==> flow/design.v <==
`default_nettype none
module fifo_16_1024_ft
  (
   input wire        clk,
   input wire        srst,
   input wire [15:0] din,
   input wire        wr_en,
   input wire        rd_en,
   output wire [15:0] dout,
   output wire       full,
   output reg        overflow,
   output wire       empty,
   output wire       valid,
   output reg        underflow,
   output wire       wr_rst_busy,
   output wire       rd_rst_busy
   );
    localparam DEPTH_LOG2 = 4;
    reg [15:0] mem [0:(1<<DEPTH_LOG2)-1];
    reg [DEPTH_LOG2:0] wp;
    reg [DEPTH_LOG2:0] rp;
    assign empty = (wp == rp);
    assign full = (wp[DEPTH_LOG2] != rp[DEPTH_LOG2]) &&
                  (wp[DEPTH_LOG2-1:0] == rp[DEPTH_LOG2-1:0]);
    assign valid = ~empty;
    assign dout = mem[rp[DEPTH_LOG2-1:0]];
    assign wr_rst_busy = 1'b0;
    assign rd_rst_busy = 1'b0;
    always @(posedge clk) begin
	if(wr_en == 1'b1 && full == 1'b0) begin
	    mem[wp[DEPTH_LOG2-1:0]] <= din;
	end
    end
    always @(posedge clk) begin
	if(srst == 1'b1) begin
	    wp <= 0;
	    rp <= 0;
	    overflow <= 1'b0;
	    underflow <= 1'b0;
	end else begin
	    if(wr_en == 1'b1 && full == 1'b0) begin
		wp <= wp + 1'b1;
	    end
	    if(rd_en == 1'b1 && empty == 1'b0) begin
		rp <= rp + 1'b1;
	    end
	    overflow <= wr_en & full;
	    underflow <= rd_en & empty;
	end
    end
endmodule  
`default_nettype wire
`default_nettype none
module ether_rx#(parameter APP_KEY=16'h6000)
(
input wire clk,
input wire reset,
input wire [511:0] recv_data,
input wire recv_valid,
input wire recv_sop,
input wire recv_eop,
input wire [7:0] recv_mty,
output reg [111:0] ether_header_data,
output reg ether_header_valid,
output reg [511:0] ether_data_data,
output reg ether_data_valid,
output reg ether_data_sop,
output reg ether_data_eop,
output reg [7:0] ether_data_mty
);
    enum {IDLE, RECV_ALL, LAST_ONE} state;
    reg [399:0] recv_buf;
    reg [7:0] recv_mty_reg;
    reg ether_data_sop_reg;
    always @(posedge clk) begin
	if(reset == 1'b1) begin
	    state <= IDLE;
	    ether_header_data <= 112'd0;
	    ether_header_valid <= 1'b0;
	    ether_data_data <= 512'd0;
	    ether_data_valid <= 1'b0;
	    ether_data_sop <= 1'b0;
	    ether_data_eop <= 1'b0;
	    ether_data_mty <= 8'd0;
	    recv_buf <= 400'd0;
	    recv_mty_reg <= 8'd0;
	    ether_data_sop_reg <= 1'b0;
	end else begin
	case(state)
	    IDLE: begin
		if(recv_sop == 1'b1 && recv_valid == 1'b1 && recv_data[415:400] == APP_KEY) begin
		    ether_header_data <= recv_data[511:400];
		    ether_header_valid <= 1'b1;
		    if(recv_eop == 1'b1) begin
			ether_data_data <= {recv_data[399:0], 112'd0};
			ether_data_eop <= 1'b1;
			ether_data_sop <= 1'b1;
			ether_data_valid <= 1'b1;
			ether_data_mty <= recv_mty + 14;
			state <= IDLE;
		    end else begin
			ether_data_valid <= 1'b0;
			ether_data_sop_reg <= 1'b1;
			recv_buf <= recv_data[399:0];
			state <= RECV_ALL;
		    end
		end else begin
		    ether_header_data <= 112'd0;
		    ether_header_valid <= 1'b0;
		    ether_data_data <= 512'd0;
		    ether_data_valid <= 1'b0;
		    ether_data_sop <= 1'b0;
		    ether_data_eop <= 1'b0;
		    ether_data_mty <= 8'd0;
		    recv_buf <= 400'd0;
		    recv_mty_reg <= 8'd0;
		    ether_data_sop_reg <= 1'b0;
		end
	    end
	    RECV_ALL: begin
		if(recv_valid == 1'b1) begin
		    ether_data_data <= {recv_buf[399:0], recv_data[511:400]};
		    ether_data_valid <= 1'b1;
		    ether_data_sop <= ether_data_sop_reg;
		    ether_data_sop_reg <= 1'b0;
		    recv_buf <= recv_data[399:0];
		    if(recv_eop == 1'b1) begin
			if(recv_mty >= 50) begin
			    ether_data_mty <= recv_mty - 50;
			    ether_data_eop <= 1'b1;
			    state <= IDLE;
			end else begin
			    ether_data_eop <= 1'b0;
			    recv_mty_reg <= recv_mty + 14;
			    state <= LAST_ONE;
			end
		    end
		end else begin
		    ether_data_valid <= 1'b0;
		end
	    end
	    LAST_ONE: begin
		ether_data_data <= {recv_buf, 112'h0};
		ether_data_valid <= 1'b1;
		ether_data_eop <= 1'b1;
		ether_data_sop <= 1'b0;
		ether_data_mty <= recv_mty_reg;
		state <= IDLE;
	    end
	    default: begin
		state <= IDLE;
	    end
	endcase
	end
    end
endmodule  
`default_nettype wire
`default_nettype none
module ether_tx
(
input wire clk,
input wire reset,
input wire [111:0] ether_header_data,
input wire ether_header_valid,
input wire [511:0] ether_data_data,
input wire ether_data_valid,
input wire ether_data_sop,
input wire ether_data_eop,
input wire [7:0] ether_data_mty,
output reg [511:0] send_data,
output reg send_valid,
output reg send_sop,
output reg send_eop,
output reg [7:0] send_mty
);
    enum {IDLE, RECV_ALL, LAST_ONE} state;
    reg [399:0] send_buf;
    reg [7:0] send_mty_reg;
    always @(posedge clk) begin
	if(reset == 1'b1) begin
	    state <= IDLE;
	    send_data <= 512'd0;
	    send_valid <= 1'b0;
	    send_sop <= 1'b0;
	    send_eop <= 1'b0;
	    send_mty <= 8'd0;
	    send_buf <= 112'd0;
	    send_mty_reg <= 8'd0;
	end else begin
	case(state)
	    IDLE: begin
		if(ether_header_valid == 1'b1 && ether_data_sop == 1'b1 && ether_data_valid == 1'b1) begin
		    send_data <= {ether_header_data, ether_data_data[511:112]};
		    send_valid <= 1'b1;
		    send_sop <= 1'b1;
		    send_buf <= ether_data_data[111:0];
		    if(ether_data_eop == 1'b1) begin
			if(ether_data_mty >= 14) begin
			    send_mty <= ether_data_mty - 14;
			    send_eop <= 1'b1;
			    state <= IDLE;
			end else begin
			    send_mty_reg <= ether_data_mty + 50;
			    send_eop <= 1'b0;
			    state <= LAST_ONE;
			end
		    end else begin
			send_eop <= 1'b0;
			state <= RECV_ALL;
		    end
		end else begin
		    send_data <= 512'd0;
		    send_valid <= 1'b0;
		    send_sop <= 1'b0;
		    send_eop <= 1'b0;
		    send_mty <= 8'd0;
		    send_buf <= 112'd0;
		    send_mty_reg <= 8'd0;
		end
	    end
	    RECV_ALL: begin
		if(ether_data_valid == 1'b1) begin
		    send_data <= {send_buf, ether_data_data[511:112]};
		    send_valid <= 1'b1;
		    send_sop <= 1'b0;
		    send_buf <= ether_data_data[111:0];
		    if(ether_data_eop == 1'b1) begin
			if(ether_data_mty >= 14) begin
			    send_mty <= ether_data_mty - 14;
			    send_eop <= 1'b1;
			    state <= IDLE;
			end else begin
			    send_mty_reg <= ether_data_mty + 50;
			    send_eop <= 1'b0;
			    state <= LAST_ONE;
			end
		    end
		end else begin
		    send_valid <= 1'b0;
		end
	    end
	    LAST_ONE: begin
		send_data <= {send_buf, 400'd0};
		send_valid <= 1'b1;
		send_eop <= 1'b1;
		send_sop <= 1'b0;
		send_mty <= send_mty_reg;
		state <= IDLE;
	    end
	    default: begin
		state <= IDLE;
	    end
	endcase
	end
    end
endmodule  
`default_nettype wire
`default_nettype none
module cmac_usplus_emitter
  (
   input wire clk,
   input wire reset,
   input wire [511:0] din_data,
   input wire din_valid,
   input wire din_sop,
   input wire din_eop,
   input wire [7:0] din_mty,
   output reg [511:0] dout_data,
   output reg dout_valid,
   output wire dout_kick,
   output wire [13:0] dout_bytes,
   input wire cmac_busy,
   input wire cmac_done,
   input wire cmac_tx_rdy
   );
    reg[7:0] data_ready_state;
    reg dout_ready;
    reg [15:0] dout_count;
    always @(posedge clk) begin
	if(reset == 1'b1) begin
	    dout_valid <= 1'b0;
	    dout_ready <= 1'b0;
	    dout_count <= 16'd0;
	    data_ready_state <= 8'd0;
	end else begin
	    dout_data <= din_data;
	    dout_valid <= din_valid;
	    if(data_ready_state == 0) begin
		if(din_valid == 1 && din_sop == 1) begin
		    if(din_eop == 1) begin
			dout_ready <= 1;
			dout_count <= 64 - din_mty;
		    end else begin
			dout_ready <= 0;
			dout_count <= 64;
			data_ready_state <= data_ready_state + 1;
		    end
		end else begin
		    dout_ready <= 0;
		end
	    end else if(data_ready_state == 1) begin
		if(din_valid == 1) begin
		    if(din_eop == 1) begin
			dout_ready <= 1;
			dout_count <= dout_count + (64 - din_mty);
			data_ready_state <= 0;
		    end else begin
			dout_ready <= 0;
			dout_count <= dout_count + 64;
		    end
		end else begin
		    dout_ready <= 0;
		end
	    end else begin
		dout_ready <= 0;
	    end
	end
    end
    reg fifo_rd;
    wire [15:0] fifo_q;
    wire fifo_full, fifo_empty;
    wire fifo_valid;
    wire fifo_overflow, fifo_underflow;
    wire fifo_wr_rst_busy, fifo_rd_rst_busy;
    fifo_16_1024_ft fifo_i(.clk(clk),
			   .srst(reset),
			   .din(dout_count),
			   .wr_en(dout_ready),
			   .rd_en(fifo_rd),
			   .dout(fifo_q),
			   .full(fifo_full),
			   .overflow(fifo_overflow),
			   .empty(fifo_empty),
			   .valid(fifo_valid),
			   .underflow(fifo_underflow),
			   .wr_rst_busy(fifo_wr_rst_busy),
			   .rd_rst_busy(fifo_rd_rst_busy));
    reg [7:0] kick_state;
    reg kick_reg;
    reg [13:0] bytes_reg;
    assign dout_kick = kick_reg;
    assign dout_bytes = bytes_reg;
    always @(posedge clk) begin
	if(reset == 1'b1) begin
	    kick_reg <= 1'b0;
	    bytes_reg <= 14'd0;
	    kick_state <= 8'd0;
	    fifo_rd <= 1'b0;
	end else begin
	    case(kick_state)
		0 : begin
		    if(fifo_valid && cmac_tx_rdy) begin
			kick_reg <= 1'b1;
			kick_state <= kick_state + 1;
			bytes_reg <= fifo_q[13:0];
			fifo_rd <= 1'b1;
		    end else begin
			kick_reg <= 1'b0;
			fifo_rd <= 1'b0;
		    end
		end
		1 : begin
		    fifo_rd <= 1'b0;
		    if(cmac_busy == 1'b1) begin  
			kick_reg <= 1'b0;
			kick_state <= kick_state + 1;
		    end
		end
		2 : begin
		    if(cmac_done == 1'b1) begin  
			kick_state <= 0;
		    end
		end
		default: begin
		    kick_state <= 0;
		    kick_reg <= 1'b0;
		    fifo_rd <= 1'b0;
		end
	    endcase  
	end
    end
endmodule  
`default_nettype wire
`default_nettype none
module ether_echo
  (
   input wire         clk,
   input wire         reset,
   input wire [127:0] rx_dataout0,
   input wire [127:0] rx_dataout1,
   input wire [127:0] rx_dataout2,
   input wire [127:0] rx_dataout3,
   input wire         rx_enaout0,
   input wire         rx_sopout0,
   input wire         rx_eopout0,
   input wire         rx_eopout1,
   input wire         rx_eopout2,
   input wire         rx_eopout3,
   input wire [3:0]   rx_mtyout0,
   input wire [3:0]   rx_mtyout1,
   input wire [3:0]   rx_mtyout2,
   input wire [3:0]   rx_mtyout3,
   output wire [511:0] send_data,
   output wire         send_valid,
   output wire         send_sop,
   output wire         send_eop,
   output wire [7:0]   send_mty,
   output wire         tx_kick,
   output wire [13:0]  tx_bytes,
   input wire          cmac_busy,
   input wire          cmac_done,
   input wire          cmac_tx_rdy
   );
    wire [7:0] recv_mty = rx_eopout3 == 1'b1 ? rx_mtyout3
	       : rx_eopout2 == 1'b1 ? rx_mtyout2 + 8'd16
	       : rx_eopout1 == 1'b1 ? rx_mtyout1 + 8'd32
	       : rx_eopout0 == 1'b1 ? rx_mtyout0 + 8'd48
               : 8'd0;
    wire [111:0] ether_header_data;
    wire         ether_header_valid;
    wire [511:0] ether_data_data;
    wire         ether_data_valid;
    wire         ether_data_sop;
    wire         ether_data_eop;
    wire [7:0]   ether_data_mty;
    ether_rx#(.APP_KEY(16'h3434)) ether_rx_i
      (
       .clk(clk),
       .reset(reset),
       .recv_data({rx_dataout0, rx_dataout1, rx_dataout2, rx_dataout3}),
       .recv_valid(rx_enaout0),
       .recv_sop(rx_sopout0),
       .recv_eop(rx_eopout0 || rx_eopout1 || rx_eopout2 || rx_eopout3),
       .recv_mty(recv_mty),
       .ether_header_data(ether_header_data),
       .ether_header_valid(ether_header_valid),
       .ether_data_data(ether_data_data),
       .ether_data_valid(ether_data_valid),
       .ether_data_sop(ether_data_sop),
       .ether_data_eop(ether_data_eop),
       .ether_data_mty(ether_data_mty)
       );
    ether_tx ether_tx_i
      (
       .clk(clk),
       .reset(reset),
       .ether_header_data({ether_header_data[63:16], ether_header_data[111:64], ether_header_data[15:0]}),  
       .ether_header_valid(ether_header_valid),
       .ether_data_data(ether_data_data),
       .ether_data_valid(ether_data_valid),
       .ether_data_sop(ether_data_sop),
       .ether_data_eop(ether_data_eop),
       .ether_data_mty(ether_data_mty),
       .send_data(send_data),
       .send_valid(send_valid),
       .send_sop(send_sop),
       .send_eop(send_eop),
       .send_mty(send_mty)
       );
    cmac_usplus_emitter cmac_usplus_emitter_i
      (
       .clk(clk),
       .reset(reset),
       .din_data(send_data),
       .din_valid(send_valid),
       .din_sop(send_sop),
       .din_eop(send_eop),
       .din_mty(send_mty),
       .dout_data(),
       .dout_valid(),
       .dout_kick(tx_kick),
       .dout_bytes(tx_bytes),
       .cmac_busy(cmac_busy),
       .cmac_done(cmac_done),
       .cmac_tx_rdy(cmac_tx_rdy)
       );
endmodule  
`default_nettype wire
Tool chain data of ether_echo
The steps from the RTL of ether_echo to its reports follow in flow order.
Line numbers count from 1 in the design file above.
Operators carry their Yosys type and port widths (W data, S select, Z words).
Library cell names are shortened.
A cell with n/a has no value.
Inputs
  top module: ether_echo
  clock input: clk
  library: sky130hd
  library corner: tt_025C_1v80

Word-level counts
Yosys after proc, flatten, opt, wreduce and memory -nomap, before mapping. Memory bits, and registers merged into a memory's read port (data or address), are not among the register bits. Print and check cells are not counted. Equal cells are merged and count once.
Yosys's memory passes give these memory sizes; they may raise the number of words (mostly to a power of two), join words into wider ones and drop unused or constant bits.
Storage and ports
  input port bits: 539
  latch bits: 0
  memories kept: 1
  RAM bits: 256
  output and inout bits: 538
  register bits after elaboration: 1797
  cells after elaboration: 220
  memory bits (read-only): 0
  clocked read ports x word width: 16
Memory list
  cmac_usplus_emitter_i.fifo_i.mem: depth 16, width 16, read ports 1, write ports 1, RTL line 19  | reg [15:0] mem [0:(1<<DEPTH_LOG2)-1];
Cells by class
  multiply operators: 0
  shifts and indexed selects: 0
  equal/unequal tests: 27
  div/mod/pow operators: 0
  reduce/logical cells: 38
  bitwise logic cells: 3
  multiplexer cells: 108
  magnitude comparators: 2
  $add $sub $neg: 14
Operators by type and width (count)
  $pmux W512 S3: 2
  $mux W512: 5
  $mux W400: 3
  $pmux W400 S2: 1
  $mux W112: 3
  $pmux W112 S2: 1
  $mux W32: 7
  $mux W8: 26
  $pmux W32 S2: 2
  $mux W16: 7
  $pmux W8 S3: 3
  $eq A32 B1 Y1 const B: 2
  $eq A32 B2 Y1 const B: 2
  $logic_not A32 Y1: 2
  $pmux W8 S2: 2
  $mux W1: 30
  $mux W7: 4
  $reduce_and A3 Y1: 7
  $pmux W1 S3: 7
  $eq A16 B14 Y1 const B: 1
  $add A16 B16 Y16: 1
  $add A16 B7 Y16 const B: 1
  $ne A2 B2 Y1 const B: 8
  $add A8 B1 Y8 const B: 2
  $eq A8 B1 Y1 const B: 2
  $logic_not A8 Y1: 2
  $reduce_and A5 Y1: 3
  $add A4 B6 Y7 const B: 2
Not listed: further kinds 25, cells in them 54.

Logic depth
Yosys ltp: most cells in a row. Word level: on the elaborated netlist, between registers, memories and ports. Mapped: between sequential cells and ports; inverters and the memories' decode and read muxes count.
Logic depth
  word-level depth: 10
  ABC_AREA: 1
  depth in mapped cells: 18
  depth with buffers taken out: 18

Mapped cells and area
Source: synth_stat.txt of the flow (Yosys; design flattened, memories mapped). It holds for the ABC_AREA given above (unset counts as 0); a run with the other value may have another netlist.
Mapped netlist
  standard cells after synthesis: 9837
  cell area after synthesis: 77384.2 µm²
  buffers: 794
  flip-flops: 1974
  sequential area: 41760.1 µm²
Cell types
  dfxtp_1: count 1750, total area 35033.6 µm²
  nand2_1: count 2116, total area 7.94E+03 µm²
  nor2_1: count 1849, total area 6.94E+03 µm²
  edfxtp_1: count 224, total area 6.73E+03 µm²
  o21ai_0: count 1301, total area 6.51E+03 µm²
  a21oi_1: count 875, total area 4379.2 µm²
  a22oi_1: count 362, total area 2.72E+03 µm²
  clkbuf_1: count 469, total area 1.76E+03 µm²
  buf_2: count 259, total area 1.3E+03 µm²
  a31oi_1: count 111, total area 694.416 µm²
  inv_1: count 122, total area 457.939 µm²
  nand3_1: count 91, total area 455.437 µm²
  ha_1: count 30, total area 375.36 µm²
  buf_4: count 40, total area 300.288 µm²
  o32ai_1: count 29, total area 253.994 µm²
  mux2i_1: count 22, total area 220.211 µm²
  buf_6: count 17, total area 191.434 µm²
  o21ai_1: count 38, total area 190.182 µm²
Not listed: further types 31, cells in them 132.

Path before layout
Source: OpenSTA report_checks on the synthesized netlist (no wires, ideal clock, input and output delay 20% of the period each), path of least setup slack; recovery checks are left aside. Register names are those of the netlist, which keeps one name where synthesis merged equal registers.
Timing post-synthesis
  path kind: register -> register
  start point: register ether_tx_i.send_mty[0]
  end point: register cmac_usplus_emitter_i.dout_count[13]
  buffers on the path: 0
  period: 4.0 ns
  data required time: 3.870 ns
  launch time at the first pin: 0.000 ns
  path delay: 2.419 ns
  library setup time: 0.130 ns
  arrival time: 2.289 ns
  setup slack: 1.580 ns
  stages: 17
  synthesis period reached: 2.42 ns
"path delay" = arrival - input delay + setup time.
"stages" counts driving pins, that of a launching flip-flop among them; a cell with two outputs on the path counts twice.
"synthesis period reached" = period - worst setup slack (recovery checks aside). The figure is calculated, with input and output delays left at 20% of the set period.
The rows between start and end are the longest chain of elaborated cells between them; the timing report does not say that the signal goes this way. Where chains are equally long, one stands for them.
A line is the first line of the expression or statement that the cell stems from. Yosys adds cells for indexed reads and writes and turns some case tables into memories.
At most two assigning lines are given for a register; there are more.
On the way, post-synthesis
  cell sequence: dfxtp_1 > nor3_1 > nand3_1 > o21ai_0 > nand2_1 > and2_1 > ha_1 > nand2_1 > inv_1 > a21oi_1 > nor2_1 > nor2_1 > nand2_1 > nand2_1 > nand3_1 > nand2_1 > a21oi_1
  cells in the longest elaborated chain: 6
  elaborated cells between the ends (all ways): 8
  classes of those cells: add/sub: 2; mux: 6
Ends and longest elaborated chain, post-synthesis
  start, declared: RTL line 174  | output reg [7:0] send_mty
  start, assigned: RTL line 199  | send_mty <= ether_data_mty - 14;
  start, assigned: RTL line 229  | send_mty <= ether_data_mty - 14;
  $sub A7 B8 Y9: RTL line 305  | dout_count <= dout_count + (64 - din_mty);
  $add A16 B16 Y16: RTL line 305
  $mux W16: RTL line 303  | if(din_eop == 1) begin
  $mux W16: RTL line 302  | if(din_valid == 1) begin
  $mux W16: RTL line 301  | end else if(data_ready_state == 1) begin
  $mux W16: RTL line 288  | if(data_ready_state == 0) begin
  end, assigned: RTL line 292  | dout_count <= 64 - din_mty;
  end, assigned: RTL line 305
  end, declared: RTL line 278  | reg [15:0] dout_count;

Timing after layout
Path of least setup slack in the final report of run 2 (OpenROAD, finished layout, wires in). Where an end is a register, its clock arrival counts in the times.
Timing post-layout
  path kind: register -> register
  start point: register ether_tx_i.send_mty[0]
  end point: register cmac_usplus_emitter_i.dout_count[13]
  period: 3.4 ns
  arrival time: 3.52 ns
  setup slack: 0.69 ns
  stages: 18
  data required time: 4.21 ns
  buffers on the path: 1
  launch time at the first pin: 0.86 ns
  library setup time: 0.04 ns
The rows between start and end are the longest chain of elaborated cells between them; the timing report does not say that the signal goes this way. Where chains are equally long, one stands for them.
At most two assigning lines are given for a register; there are more.
On the way, post-layout
  cell sequence: dfxtp_4 > buf_6 > inv_4 > ha_4 > nand4_1 > nand2_2 > nand2_4 > ha_4 > nand2_1 > inv_1 > nand3_1 > nor3_2 > nand2_1 > nand2_1 > nand2_1 > nand3_1 > nand2_1 > a21oi_1
  cells in the longest elaborated chain: 6
  elaborated cells between the ends (all ways): 8
  classes of those cells: add/sub: 2; mux: 6
Ends and longest elaborated chain, post-layout
  start, declared: RTL line 174  | output reg [7:0] send_mty
  start, assigned: RTL line 199  | send_mty <= ether_data_mty - 14;
  start, assigned: RTL line 229  | send_mty <= ether_data_mty - 14;
  $sub A7 B8 Y9: RTL line 305  | dout_count <= dout_count + (64 - din_mty);
  $add A16 B16 Y16: RTL line 305
  $mux W16: RTL line 303  | if(din_eop == 1) begin
  $mux W16: RTL line 302  | if(din_valid == 1) begin
  $mux W16: RTL line 301  | end else if(data_ready_state == 1) begin
  $mux W16: RTL line 288  | if(data_ready_state == 0) begin
  end, assigned: RTL line 292  | dout_count <= 64 - din_mty;
  end, assigned: RTL line 305
  end, declared: RTL line 278  | reg [15:0] dout_count;

Subject: flow runs of ether_echo

Hi,

Below are 2 stored runs of the flow (Yosys, OpenROAD; platform sky130hd) on ether_echo, each with its settings and what was measured, unordered. Constraints: input delay and output delay 20% of the set period each, output load 0.01 pF.
"achieved clock period (ns)": clock period set for the run, less the worst setup slack. It is reckoned from that one timing run; input and output delays stay at 20% of the period that was set.
"finish__power__total": no workload was simulated; the value follows from the tool's default switching activity.

Flow files of run 1
==> flow/run.sh <==
#!/bin/bash
# the make line also repeats the synthesis and layout settings of config.mk as NAME=value (left out here)
make -C /OpenROAD-flow-scripts/flow DESIGN_CONFIG=/design/flow/config.mk WORK_HOME=/design/flow/orfs CLKGATE_MAP_FILE= finish
==> flow/config.mk <==
export PLATFORM = sky130hd
export DESIGN_NAME = ether_echo
export DESIGN_NICKNAME = ether_echo
export VERILOG_FILES = /design/flow/design.v
export SDC_FILE = /design/flow/constraint.sdc
export NUM_CORES = 4
export LEC_CHECK = 0
export CAP_MARGIN = 25
export CELL_PAD_IN_SITES_GLOBAL_PLACEMENT = 3
export CORE_ASPECT_RATIO = 0.73
export CORE_MARGIN = 2
export CORE_UTILIZATION = 52
export CTS_CLUSTER_DIAMETER = 198
export CTS_CLUSTER_SIZE = 34
export GPL_TIMING_DRIVEN = 0
export HOLD_SLACK_MARGIN = 0.12
export MAX_ROUTING_LAYER = met4
export MIN_ROUTING_LAYER = met2
export PLACE_DENSITY_LB_ADDON = 0.21
export SETUP_SLACK_MARGIN = -0.06
export SLEW_MARGIN = 15
==> flow/constraint.sdc <==
create_clock -name core_clock -period 2.8 [get_ports {clk}]
set_input_delay 0.5600 -clock core_clock [delete_from_list [all_inputs] [get_ports {clk}]]
set_output_delay 0.5600 -clock core_clock [all_outputs]
set_load 0.01 [all_outputs]

report of run 1: did not finish, place, FLW-0024

Flow files of run 2
==> flow/run.sh <==
#!/bin/bash
# the make line also repeats the synthesis and layout settings of config.mk as NAME=value (left out here)
make -C /OpenROAD-flow-scripts/flow DESIGN_CONFIG=/design/flow/config.mk WORK_HOME=/design/flow/orfs CLKGATE_MAP_FILE= finish
==> flow/config.mk <==
export PLATFORM = sky130hd
export DESIGN_NAME = ether_echo
export DESIGN_NICKNAME = ether_echo
export VERILOG_FILES = /design/flow/design.v
export SDC_FILE = /design/flow/constraint.sdc
export NUM_CORES = 4
export LEC_CHECK = 0
export ABC_AREA = 1
export CAP_MARGIN = 5
export CELL_PAD_IN_SITES_DETAIL_PLACEMENT = 2
export CORE_ASPECT_RATIO = 0.87
export CORE_MARGIN = 2
export CORE_UTILIZATION = 25
export CTS_CLUSTER_DIAMETER = 158
export CTS_CLUSTER_SIZE = 80
export GPL_TIMING_DRIVEN = 0
export MIN_ROUTING_LAYER = met2
export PLACE_DENSITY = 0.37
export SETUP_SLACK_MARGIN = 0.97
export SLEW_MARGIN = 20
==> flow/constraint.sdc <==
create_clock -name core_clock -period 3.4 [get_ports {clk}]
set_input_delay 0.6800 -clock core_clock [delete_from_list [all_inputs] [get_ports {clk}]]
set_output_delay 0.6800 -clock core_clock [all_outputs]
set_load 0.01 [all_outputs]

report of run 2
yosys chip area after synthesis (um^2): 77384.2
finish__design__die__area: 314015.0
finish__design__instance__area__stdcell: 99760.7
finish__timing__setup__ws: 0.694
finish__timing__setup__tns: 0.000
finish__power__total: 3.696e-02
achieved clock period (ns): 2.706

Regards
